==> flow/design.v <==
module ALU(
    input [7:0] reg_data_A,      
    input [7:0] reg_data_B,
    input [3:0] ALU_Sel,
    output reg [3:0] NZVC,   
    output reg [7:0] Result
);
    reg [8:0] temp;   
	localparam ADD = 4'd0, SUB = 4'd1,
			LAND= 4'd2, LOR = 4'd3,
			BAND= 4'd4, BOR = 4'd5, XOR = 4'd6,
			INC = 4'd7, DEC = 4'd8;
	always @* begin
        {Result, temp, NZVC} = {8'b0, 9'b0, 4'b0};
        case(ALU_Sel)
            ADD: temp = {1'b0, reg_data_A} + {1'b0, reg_data_B};                         
            SUB: temp = {1'b0, reg_data_A} - {1'b0, reg_data_B};            				  
            LAND: Result = reg_data_A != 0 && reg_data_B != 0 ? 8'h01 : 8'h00;           
            LOR: Result = reg_data_A != 0 || reg_data_B != 0 ? 8'h01 : 8'h00;             
            BAND: Result = reg_data_A & reg_data_B;            									 
            BOR: Result = reg_data_A | reg_data_B;                                        
            XOR: Result = reg_data_A ^ reg_data_B;                                        
            INC: temp = {1'b0, reg_data_A} + 9'b1;                                        
            DEC: temp = {1'b0, reg_data_A} - 9'b1;                                       
        endcase
		if (ALU_Sel==ADD || ALU_Sel==SUB || ALU_Sel==INC || ALU_Sel==DEC)
				Result = temp[7:0];
		NZVC[3] = Result[7];                  
        NZVC[2] = ~|Result;                   
        if (ALU_Sel==ADD || ALU_Sel==INC) begin
            NZVC[1] = (reg_data_A[7]^Result[7]) & ~(reg_data_A[7]^reg_data_B[7]);  
            NZVC[0] = temp[8];                                                     
        end
        else if (ALU_Sel==SUB || ALU_Sel==DEC) begin
            NZVC[1] = (reg_data_A[7]^Result[7]) &  (reg_data_A[7]^reg_data_B[7]);  
            NZVC[0] = temp[8];                                                     
        end
    end
endmodule
module register_file(
    input clk,
    input reset,
    input [3:0] read_addr_A,
    input [3:0] read_addr_B,
    input [3:0] write_addr,
    input [7:0] write_data,
    input write_enable,
    output [7:0] read_data_A,
    output [7:0] read_data_B
);
    reg [7:0] registers [0:15];
    integer i;
    always @(posedge clk) begin
        if (!reset) begin
            for (i = 0; i < 16; i = i + 1) begin
                registers[i] <= 8'h00;
            end
        end else if (write_enable) begin
            registers[write_addr] <= write_data;
        end
    end
    assign read_data_A = registers[read_addr_A];
    assign read_data_B = registers[read_addr_B];   
endmodule
module data_path (
    input  logic        clk,
    input  logic        reset,
    input  logic        IR_Load,
    input  logic        MAR_Load,
    input  logic        PC_Load,
    input  logic        PC_Inc,
    input  logic        CCR_Load,
    input  logic [1:0]  Bus1_Sel,
    input  logic [2:0]  Bus2_Sel,
    input  logic        addr_sel,         
	 input  logic [3:0]  ALU_Sel,
    input  logic [7:0]  from_memory,
    input  logic [7:0]  alu_result,
    input  logic [7:0]  reg_data_A,
    input  logic [7:0]  reg_data_B,
    input  logic [3:0]  NZVC,
    input  logic [7:0]  immediate_value, 
    input  logic [7:0]  address_value, 
    output logic [7:0]  address,
    output logic [7:0]  to_memory,
    output logic [7:0]  bus2_data,        
    output logic [3:0]  CCR_Result,
    output logic [7:0]  IR                
);
    logic [7:0] PC, MAR, IR_reg;
    logic [3:0] CCR;
	 logic [7:0] BUS1;
	 logic [7:0] BUS2;
    assign BUS1 = (Bus1_Sel == 2'd0) ? PC         :
                       (Bus1_Sel == 2'd1) ? reg_data_A :
                                           reg_data_B;
    assign BUS2 = (Bus2_Sel == 3'd0) ? alu_result     :
                       (Bus2_Sel == 3'd1) ? BUS1           :
                       (Bus2_Sel == 3'd2) ? from_memory    :
                       (Bus2_Sel == 3'd3) ? immediate_value:  
                       (Bus2_Sel == 3'd4) ? address_value  : 8'h00;
    assign bus2_data = BUS2;  
    always_ff @(posedge clk or negedge reset) begin
        if (!reset) begin
            PC      <= 8'h00;
            MAR     <= 8'h00;
            IR_reg  <= 8'h00;
            CCR     <= 4'h0;
        end
        else begin
            if (IR_Load) IR_reg <= BUS2;
            if (MAR_Load) MAR   <= BUS2;
            if (PC_Load)        PC <= BUS2;
            else if (PC_Inc)    PC <= PC + 1;
            if (CCR_Load)       CCR <= NZVC;
        end
    end
    assign IR       = IR_reg;
    assign address  = (addr_sel) ? MAR : PC;   
    assign to_memory= BUS1;
    assign CCR_Result = CCR;
endmodule
module control_unit (
    input logic clk,
    input logic reset,
    input logic [7:0] IR,
    input logic [7:0] from_memory,
    input logic [3:0] CCR_Result,
    output logic IR_Load,
    output logic MAR_Load,
    output logic PC_Load,
    output logic PC_Inc,
    output logic [3:0] reg_read_addr_A,
    output logic [3:0] reg_read_addr_B,
    output logic [3:0] reg_write_addr,
    output logic reg_write_enable,
    output logic [3:0] ALU_Sel,
    output logic CCR_Load,
    output logic [2:0] Bus2_Sel,
    output logic [1:0] Bus1_Sel,
    output logic ALU_B_Sel,
    output logic write,
    output logic [7:0] immediate_out,
    output logic [7:0] address_out,
    output logic addr_sel
);
    typedef enum logic [2:0] {
        FETCH, DECODE, EXECUTE, LOADSTORE, DATA, BRANCH
    } state_t;
    state_t state, next;
    logic [3:0] cycle_count;
    logic [7:0] reg_operand_1, reg_operand_2;
    logic LoadStoreOP, DataOP, BranchOP;
    always_ff @(posedge clk) begin
        if (state==FETCH && cycle_count==3) reg_operand_1 <= from_memory;  
        if (state==FETCH && cycle_count==5) reg_operand_2 <= from_memory;  
    end
    assign immediate_out = (IR[7:4]==4'h2) ? reg_operand_1 : reg_operand_2;
    assign address_out   = reg_operand_2;
    always_ff @(posedge clk or negedge reset) begin
        if (!reset) begin
            state <= FETCH;
            cycle_count <= 4'd0;
        end else if (state != next) begin
				 state <= next;
				 cycle_count <= 4'd0;
			end else
				 cycle_count <= cycle_count + 4'd1;
	 end
    always_comb begin
        next = state;
        unique case (state)
            FETCH: if (cycle_count==4'd5)
                        next = DECODE;
            DECODE: next = EXECUTE;
            EXECUTE: case(IR[7:4])
                          4'h8 : next = LOADSTORE;
                          4'h9 : next = DATA;
                          4'hA : next = LOADSTORE;
                          4'h2 : next = BRANCH;
                          default : next = FETCH;
                       endcase
            LOADSTORE: if ( (IR==8'h80) || cycle_count==3'd2)
							next = FETCH;
            DATA:      if (cycle_count==3'd0)
                            next = FETCH;
            BRANCH:    if (cycle_count==3'd1)
                            next = FETCH;
            default:   next = FETCH;
        endcase
    end
    typedef logic [24:0] ctrl_t;   
	 ctrl_t ctrl;
    function automatic ctrl_t CTL (
        input logic         a_sel, b_sel, wr, ccr_load, reg_we,
        input logic [3:0]   alu, reg_wa,
        input logic [1:0]   b1,
        input logic [2:0]   b2,
        input logic         pc_inc, pc_load, mar_load, ir_load
    );
        CTL = {a_sel, b_sel, wr, ccr_load, reg_we,
                alu, reg_wa, b1, b2, pc_inc, pc_load,
                mar_load, ir_load};
    endfunction
    localparam ctrl_t
        C_NOP  = CTL(1'b0,1'b0,1'b0,1'b0,1'b0, 4'd0,4'd0, 2'd0,3'd0, 1'b0,1'b0,1'b0,1'b0),
        CF0    = CTL(1'b0,1'b0,1'b0,1'b0,1'b0, 4'd0,4'd0, 2'd0,3'b001, 1'b0,1'b0,1'b1,1'b0),
        CF1    = CTL(1'b0,1'b0,1'b0,1'b0,1'b0, 4'd0,4'd0, 2'd0,3'b010, 1'b1,1'b0,1'b0,1'b1),
        CF2    = CF0,
        CF3    = CTL(1'b0,1'b0,1'b0,1'b0,1'b0, 4'd0,4'd0, 2'd0,3'b010, 1'b1,1'b0,1'b0,1'b0),
        CF4    = CF0,
        CF5    = CF3;
    function automatic ctrl_t INC_and_DEC (input logic inc, input logic [3:0] r);
        INC_and_DEC = CTL(1'b1, 1'b0,           
                   1'b1, 1'b1, 1'b1,         
                   inc ? 4'd7 : 4'd8,   
                   r,
                   2'd1, 3'd0,      
                   1'b0,1'b0,1'b0,1'b0);
    endfunction
    function automatic ctrl_t decode(
        input state_t       state,
        input logic [2:0]   cycle_count,
        input logic [7:0]   ir
    );
        ctrl_t c;
        logic [3:0] alu;
        logic pc_load;
        c = C_NOP;
         unique case (state)
            FETCH: case (cycle_count)
                    4'd0: c = CF0;
                    4'd1: c = CF1;
                    4'd2: c = CF2;
                    4'd3: c = CF3;
                    4'd4: c = CF4;
                    4'd5: c = CF5;
                endcase
            LOADSTORE: begin
                if ((ir==8'h80) && (cycle_count==3'b0)) begin               
                    c = CTL(1'b0,1'b0,1'b0,1'b0,1'b1, 4'd0, reg_operand_1[3:0], 2'd0,3'b011,1'b0,1'b0,1'b0,1'b0);
                end
                else if ((ir[7:4]==4'hA) && (cycle_count==3'b0)) begin      
                    c = CTL(1'b0,1'b0,1'b0,1'b0,1'b0, 4'd0,4'd0, 2'd0,3'b001, 1'b0,1'b0,1'b1,1'b0);
                end
                else if ((ir[7:4]==4'hA) && (cycle_count==3'd2)) begin                  
                    c = INC_and_DEC(ir==8'hA0, reg_operand_1[3:0]);
                end
            end
            DATA: if (cycle_count==4'd0) begin
                case (ir[2:0])
                    3'b000: alu = 4'd0;    
                    3'b001: alu = 4'd1;    
                    3'b010: alu = 4'd4;    
                    3'b011: alu = 4'd5;    
                    3'b100: alu = 4'd6;    
                    default: alu = 4'd0;
                endcase
                c = CTL(1'b0,1'b0,1'b0,1'b1,1'b1, alu, reg_operand_1[3:0], 2'd1, 3'd0, 1'b0,1'b0,1'b0,1'b0);
            end
            BRANCH: begin
                if (cycle_count==4'd0)
                    c = CTL(1'b1,1'b1,1'b0,1'b0,1'b0, 4'd0,4'd0, 2'd0,3'd0, 1'b0,1'b0,1'b0,1'b0);
                if (cycle_count==4'd1) begin
                    case (ir[2:0])
                        3'b000: pc_load = 1'b1;               
                        3'b011: pc_load = ~CCR_Result[2];     
                        3'b100: pc_load =  CCR_Result[2];     
                        default: pc_load = 1'b0;
                    endcase
                    c = CTL(1'b0,1'b0,1'b0,1'b0,1'b0, 4'd0,4'd0, 2'd0,3'd0, 1'b0, pc_load, 1'b0,1'b0);
                end
            end
            DECODE: ;
            EXECUTE: ;
            default: ;
        endcase
        decode = c;
    endfunction
    always_comb ctrl = decode(state, cycle_count, IR);
    assign { addr_sel, ALU_B_Sel, write, CCR_Load, reg_write_enable,
             ALU_Sel,
             reg_write_addr,
             Bus1_Sel, Bus2_Sel,
             PC_Inc, PC_Load, MAR_Load, IR_Load } = ctrl;
    assign reg_read_addr_A = (state==DATA || (state==LOADSTORE && IR[7:4]==4'hA)) ? reg_operand_1[3:0] : 4'd0;
    assign reg_read_addr_B = (state==DATA) ? reg_operand_2[3:0] : 4'd0;
endmodule
module cpu(
    input clk,
    input reset,
    output [7:0] address,
    input [7:0] from_memory,
    output write,
    output [7:0] to_memory
);
    wire        IR_Load;
    wire [7:0]  IR;
    wire        MAR_Load;
    wire        PC_Load;
    wire        PC_Inc;
    wire [3:0]  ALU_Sel;
    wire [3:0]  CCR_Result;
    wire        CCR_Load;
    wire [2:0]  Bus2_Sel;
    wire [1:0]  Bus1_Sel;
    wire [7:0]  immediate_value;
    wire [7:0]  address_value;
    wire        ALU_B_Sel;
    wire        addr_sel;        
    wire [3:0] reg_read_addr_A, reg_read_addr_B, reg_write_addr;
    wire [7:0] reg_read_data_A, reg_read_data_B, reg_write_data;
    wire reg_write_enable;
    wire [7:0] alu_result;
    wire [3:0] NZVC;
    control_unit control_unit1 (
        .clk(clk),
        .reset(reset),
        .IR_Load(IR_Load),
        .IR(IR),
        .MAR_Load(MAR_Load),
        .PC_Load(PC_Load),
        .PC_Inc(PC_Inc),
        .reg_read_addr_A(reg_read_addr_A),
        .reg_read_addr_B(reg_read_addr_B),
        .reg_write_addr(reg_write_addr),
        .reg_write_enable(reg_write_enable),
        .ALU_Sel(ALU_Sel),
        .CCR_Result(CCR_Result),
        .CCR_Load(CCR_Load),
        .Bus2_Sel(Bus2_Sel),
        .Bus1_Sel(Bus1_Sel),
        .ALU_B_Sel(ALU_B_Sel),
        .write(write),
        .from_memory(from_memory),
        .immediate_out(immediate_value),
        .address_out(address_value),
        .addr_sel(addr_sel)
    );
    data_path data_path1 (
        .clk(clk),
        .reset(reset),
        .IR_Load(IR_Load),
        .IR(IR),
        .MAR_Load(MAR_Load),
        .address(address),
        .PC_Load(PC_Load),
        .PC_Inc(PC_Inc),
        .ALU_Sel(ALU_Sel),
        .CCR_Result(CCR_Result),
        .CCR_Load(CCR_Load),
        .Bus2_Sel(Bus2_Sel),
        .Bus1_Sel(Bus1_Sel),
        .from_memory(from_memory),
        .to_memory(to_memory),
        .bus2_data(reg_write_data),
        .alu_result(alu_result),
        .reg_data_A(reg_read_data_A),
        .reg_data_B(reg_read_data_B),
        .NZVC(NZVC),
        .immediate_value(immediate_value),
        .address_value(address_value),
        .addr_sel(addr_sel)
    );
    register_file reg_file (
        .clk(clk),
        .reset(reset),
        .read_addr_A(reg_read_addr_A),
        .read_addr_B(reg_read_addr_B),
        .write_addr(reg_write_addr),
        .write_data(reg_write_data),
        .write_enable(reg_write_enable),
        .read_data_A(reg_read_data_A),
        .read_data_B(reg_read_data_B)
    );
    ALU alu1 (
        .reg_data_A(reg_read_data_A),
        .reg_data_B(reg_read_data_B),
        .ALU_Sel(ALU_Sel),
        .NZVC(NZVC),
        .Result(alu_result)
    );
endmodule
**Reports on cpu**

The steps from the RTL of cpu to its reports follow in flow order.
Line numbers count from 1 in the design file above.
Operators carry their Yosys type and port widths (W data, S select, Z words).
Cell names lack the library's common part.
The mark - stands for no value.

- Top module: cpu
- Clock: clk
- Library: sky130hd
- Library corner: tt_025C_1v80

**Word level**

Yosys after proc, flatten, opt, wreduce and memory -nomap, before mapping. Memory bits, and registers merged into a memory's read port (data or address), are not among the register bits. Print and check cells are not counted. Equal cells are merged and count once.
Memory sizes are those after Yosys's memory passes, which may raise the word count (mostly to a power of two), join words into wider ones and drop unused or constant bits.

- RAM bits: 128
- Word-level cells: 139
- Memory cells: 1
- Bits in registers: 50
- Input port bits: 10
- Output and inout port bits: 17

- Equal/unequal tests: 38
- Multiplexer cells: 47
- Bitwise gates (word level): 9
- Reduce/logical cells: 30
- Add/subtract/negate cells: 6

Memories:

| memory | words | bits a word | RTL line | RTL |
|---|---|---|---|---|
| reg_file.registers | 16 | 8 | 51 | `reg [7:0] registers [0:15];` |

Operators with widths:

| kind | number |
|---|---|
| $mux W8 | 14 |
| $mux W22 | 5 |
| $pmux W22 S4 | 1 |
| $pmux W8 S5 | 1 |
| $pmux W9 S4 | 1 |
| $eq A3 B2 Y1 const B | 8 |
| $mux W4 | 6 |
| $eq A4 B2 Y1 const B | 5 |
| $eq A4 B3 Y1 const B | 5 |
| $mux W19 | 1 |
| $eq A3 B3 Y1 const B | 6 |
| $pmux W6 S3 | 1 |
| $pmux W3 S6 | 1 |
| $eq A4 B4 Y1 const B | 4 |
| $eq A8 B8 Y1 const B | 2 |
| $reduce_bool A8 Y1 | 2 |
| $eq A3 B1 Y1 const B | 4 |
| $logic_not A3 Y1 | 4 |
| $pmux W3 S4 | 1 |
| $mux W3 | 4 |
| $add A8 B1 Y9 const B | 1 |
| $sub A8 B1 Y9 const B | 1 |
| $add A8 B8 Y9 | 1 |
| $sub A8 B8 Y9 | 1 |
| $pmux W3 S3 | 1 |
| $mux W1 | 9 |
| $logic_or A1 B1 Y1 | 8 |
| $eq A4 B1 Y1 const B | 2 |

Other operator kinds: 19; their cells: 30.

**Depth**

Depth = most cells in a row (Yosys ltp): at word level without a register or memory, in the mapped netlist without a sequential cell, where the memories' decode and read muxes count.

- Word-level depth: 15
- ABC_AREA: 0
- Gate-level depth with buffers: 25
- Mapped depth without buffers: 20

**After synthesis**

Yosys stat after the flow's synthesis: flattened, memories mapped to cells. It holds for the ABC_AREA given above (unset counts as 0); a run with the other value may have another netlist.

Cell types:

| type | number | area in all (µm²) |
|---|---|---|
| edfxtp_1 | 144 | 4.32E+03 |
| dfrtp_1 | 32 | 800.768 |
| nor2_1 | 175 | 656.88 |
| mux4_2 | 26 | 585.562 |
| ha_1 | 30 | 375.36 |
| mux2i_1 | 36 | 360.346 |
| nand2_1 | 82 | 307.795 |
| mux2_2 | 26 | 292.781 |
| o21ai_0 | 56 | 280.269 |
| a21oi_1 | 53 | 265.254 |
| a211oi_1 | 20 | 150.144 |
| o221ai_1 | 15 | 131.376 |
| buf_2 | 24 | 120.115 |
| o211ai_1 | 16 | 120.115 |
| buf_6 | 10 | 112.608 |
| nand3_1 | 22 | 110.106 |
| clkbuf_1 | 28 | 105.101 |
| a21oi_2 | 11 | 96.342 |

Not listed: further types 64, cells in them 225.

- Standard cells after synthesis: 1031
- Buffers: 76
- Cell area after synthesis: 10887.9 µm²
- Sequential area: 5124.9 µm²
- Mapped flip-flops: 176

The figures by module come from a second, unflattened synthesis with its own total; it is not the netlist above.

- Cells (unflattened synthesis): 986
- Area total of the unflattened synthesis: 11781.3 µm²

Each row is one instance without its submodules.

Modules:

| module | area (µm²) | cells | sequential area (µm²) | instances |
|---|---|---|---|---|
| register_file | 6930.4 | 445 | 3843.7 | 1 |
| data_path | 1801.7 | 165 | 700.7 | 1 |
| ALU | 1535.2 | 235 | 0.0 | 1 |
| control_unit | 1514.0 | 141 | 655.6 | 1 |
| cpu | 0.0 | 0 | 0.0 | 1 |

**Worst setup path after synthesis**

Source: OpenSTA report_checks on the synthesized netlist (no wires, ideal clock, input and output delay 20% of the period each), path of least setup slack; recovery checks are left aside. Register names are those of the netlist, which keeps one name where synthesis merged equal registers.

- Path kind: register -> register
- Start point: register control_unit1.state[0]
- End point: memory reg_file.registers[11][7]
- Setup time: 0.266 ns
- Path buffers: 3
- Arrival time: 4.647 ns
- Launch time at the first pin: 0.000 ns
- Clock period: 7.0 ns
- Path slack: 2.087 ns
- Data required time: 6.734 ns
- Delay of the path: 4.913 ns
- Stages: 22
- Synthesis period reached: 4.913 ns

"delay of the path" = arrival - input delay + setup time.
"stages" counts driving pins, that of a launching flip-flop among them; a cell with two outputs on the path counts twice.
"synthesis period reached" = period - worst setup slack (recovery checks aside). The figure is calculated, with input and output delays left at 20% of the set period.

- Cell sequence: dfrtp_1 buf_2 nor4bb_1 buf_4 mux2_2 a221oi_1 a22oi_2 inv_2 ha_1 a221oi_1 ha_1 nor2b_1 o2111ai_1 nand3_1 o41ai_1 nor3_1 mux2i_1 a22oi_1 a22o_1 o21ai_4 buf_6 a21oi_2

RTL lines, path after synthesis:

| item | RTL line | RTL |
|---|---|---|
| from (decl) | 150 | `state_t state, next;` |
| from (assign) | 162 | `state <= FETCH;` |
| from (assign) | 165 | `state <= next;` |
| to (decl) | 51 | `reg [7:0] registers [0:15];` |

Chain of elaborated cells between the ends: none given.

**Timing after layout**

Path of least setup slack in the final report of run 4 (OpenROAD, finished layout, wires in). Where an end is a register, its clock arrival counts in the times.

- Path kind: register -> register
- Start point: register data_path1.IR_reg[4]
- End point: memory reg_file.registers[14][7]
- Clock period: 6.4 ns
- Data required time: 6.59 ns
- Setup time: 0.26 ns
- Path buffers: 4
- Launch time at the first pin: 0.45 ns
- Arrival time: 6.47 ns
- Path slack: 0.12 ns
- Stages: 21

- Cell sequence: dfrtp_1 nor3b_2 a21o_1 buf_6 nand2_2 buf_4 buf_2 o221ai_1 o21ai_0 mux4_2 ha_1 o2111ai_1 nand3_1 o41ai_2 nor3_1 mux2i_1 a22oi_1 a22o_1 o21ai_4 buf_6 a21oi_2

RTL lines, path post-layout:

| item | RTL line | RTL |
|---|---|---|
| from (decl) | 90 | `logic [7:0] PC, MAR, IR_reg;` |
| from (assign) | 107 | `IR_reg  <= 8'h00;` |
| from (assign) | 111 | `if (IR_Load) IR_reg <= BUS2;` |
| to (decl) | 51 | `reg [7:0] registers [0:15];` |

Chain of elaborated cells between the ends: none given.

Top module cpu; platform sky130hd; tools Yosys and OpenROAD; 4 stored runs in no particular order. Input and output delays are each 20% of the period that was set; the output load is 0.01 pF.
By "period reached" is meant the clock period of the run minus its worst setup slack. This is arithmetic on one report: input and output delays are still those of the set period (20% each).
"worst setup path time": the worst setup path's part of the clock period (all of it between registers, 20% less for each end at a port) less its slack. A launch clock that arrives late makes it longer, a capture clock that arrives late makes it shorter.
"overall power": no workload was simulated; the value follows from the tool's default switching activity.
Among the settings, . means not set for that run.
A result given as . is not shown for that run.

| item | run 1 | run 2 | run 3 | run 4 |
|---|---|---|---|---|
| ABC_AREA | 0 | . | 0 | . |
| CAP_MARGIN | 25 | 30 | 40 | 20 |
| CELL_PAD_IN_SITES_GLOBAL_PLACEMENT | 0 | 2 | 0 | . |
| CORE_ASPECT_RATIO | 0.53 | . | 0.53 | 1.38 |
| CORE_MARGIN | 10 | 2 | 4 | 2 |
| CORE_UTILIZATION | 54 | 66 | 54 | 63 |
| CTS_CLUSTER_SIZE | 93 | 53 | 93 | 80 |
| GPL_ROUTABILITY_DRIVEN | 0 | . | 0 | . |
| MAX_ROUTING_LAYER | met4 | met4 | met4 | . |
| MIN_ROUTING_LAYER | met2 | . | met2 | . |
| PLACE_DENSITY_LB_ADDON | 0.29 | 0.17 | 0.29 | . |
| TNS_END_PERCENT | 50 | 60 | 50 | . |
| period_ns | 5.29 | 9.35 | 5.29 | 6.4 |
| SLEW_MARGIN | 20 | 20 | 35 | 15 |
| CELL_PAD_IN_SITES_DETAIL_PLACEMENT | . | 0 | . | . |
| CTS_CLUSTER_DIAMETER | . | 265 | . | . |
| SETUP_SLACK_MARGIN | . | 0.03 | . | . |
| GPL_TIMING_DRIVEN | . | . | 0 | 0 |
| HOLD_SLACK_MARGIN | . | . | . | 0.28 |
| PLACE_DENSITY | . | . | . | 0.59 |
| worst setup path time (ns) | . | . | . | 6.28 |
| worst path kind | . | . | . | register -> register |
| worst hold slack in the final report (ns) | . | . | . | 0.504 |
| area inside the die boundary (µm²) | . | . | . | 18364.2 |
| period reached (ns) | . | . | . | 6.283 |
| standard-cell area after layout (µm²) | . | . | . | 12156.7 |
| utilization after layout (%) | . | . | . | 71.7 |
| total negative setup slack (ns) | . | . | . | 0.000 |
| lowest setup slack (ns) | . | . | . | 0.117 |
| synthesis area (µm²) | . | . | . | 10887.9 |
| overall power (W) | . | . | . | 0.006351 |

Run 1: incomplete, routing halted on GRT-0116
Run 2: incomplete, placement halted on FLW-0024
Run 3: incomplete, routing halted on GRT-0116
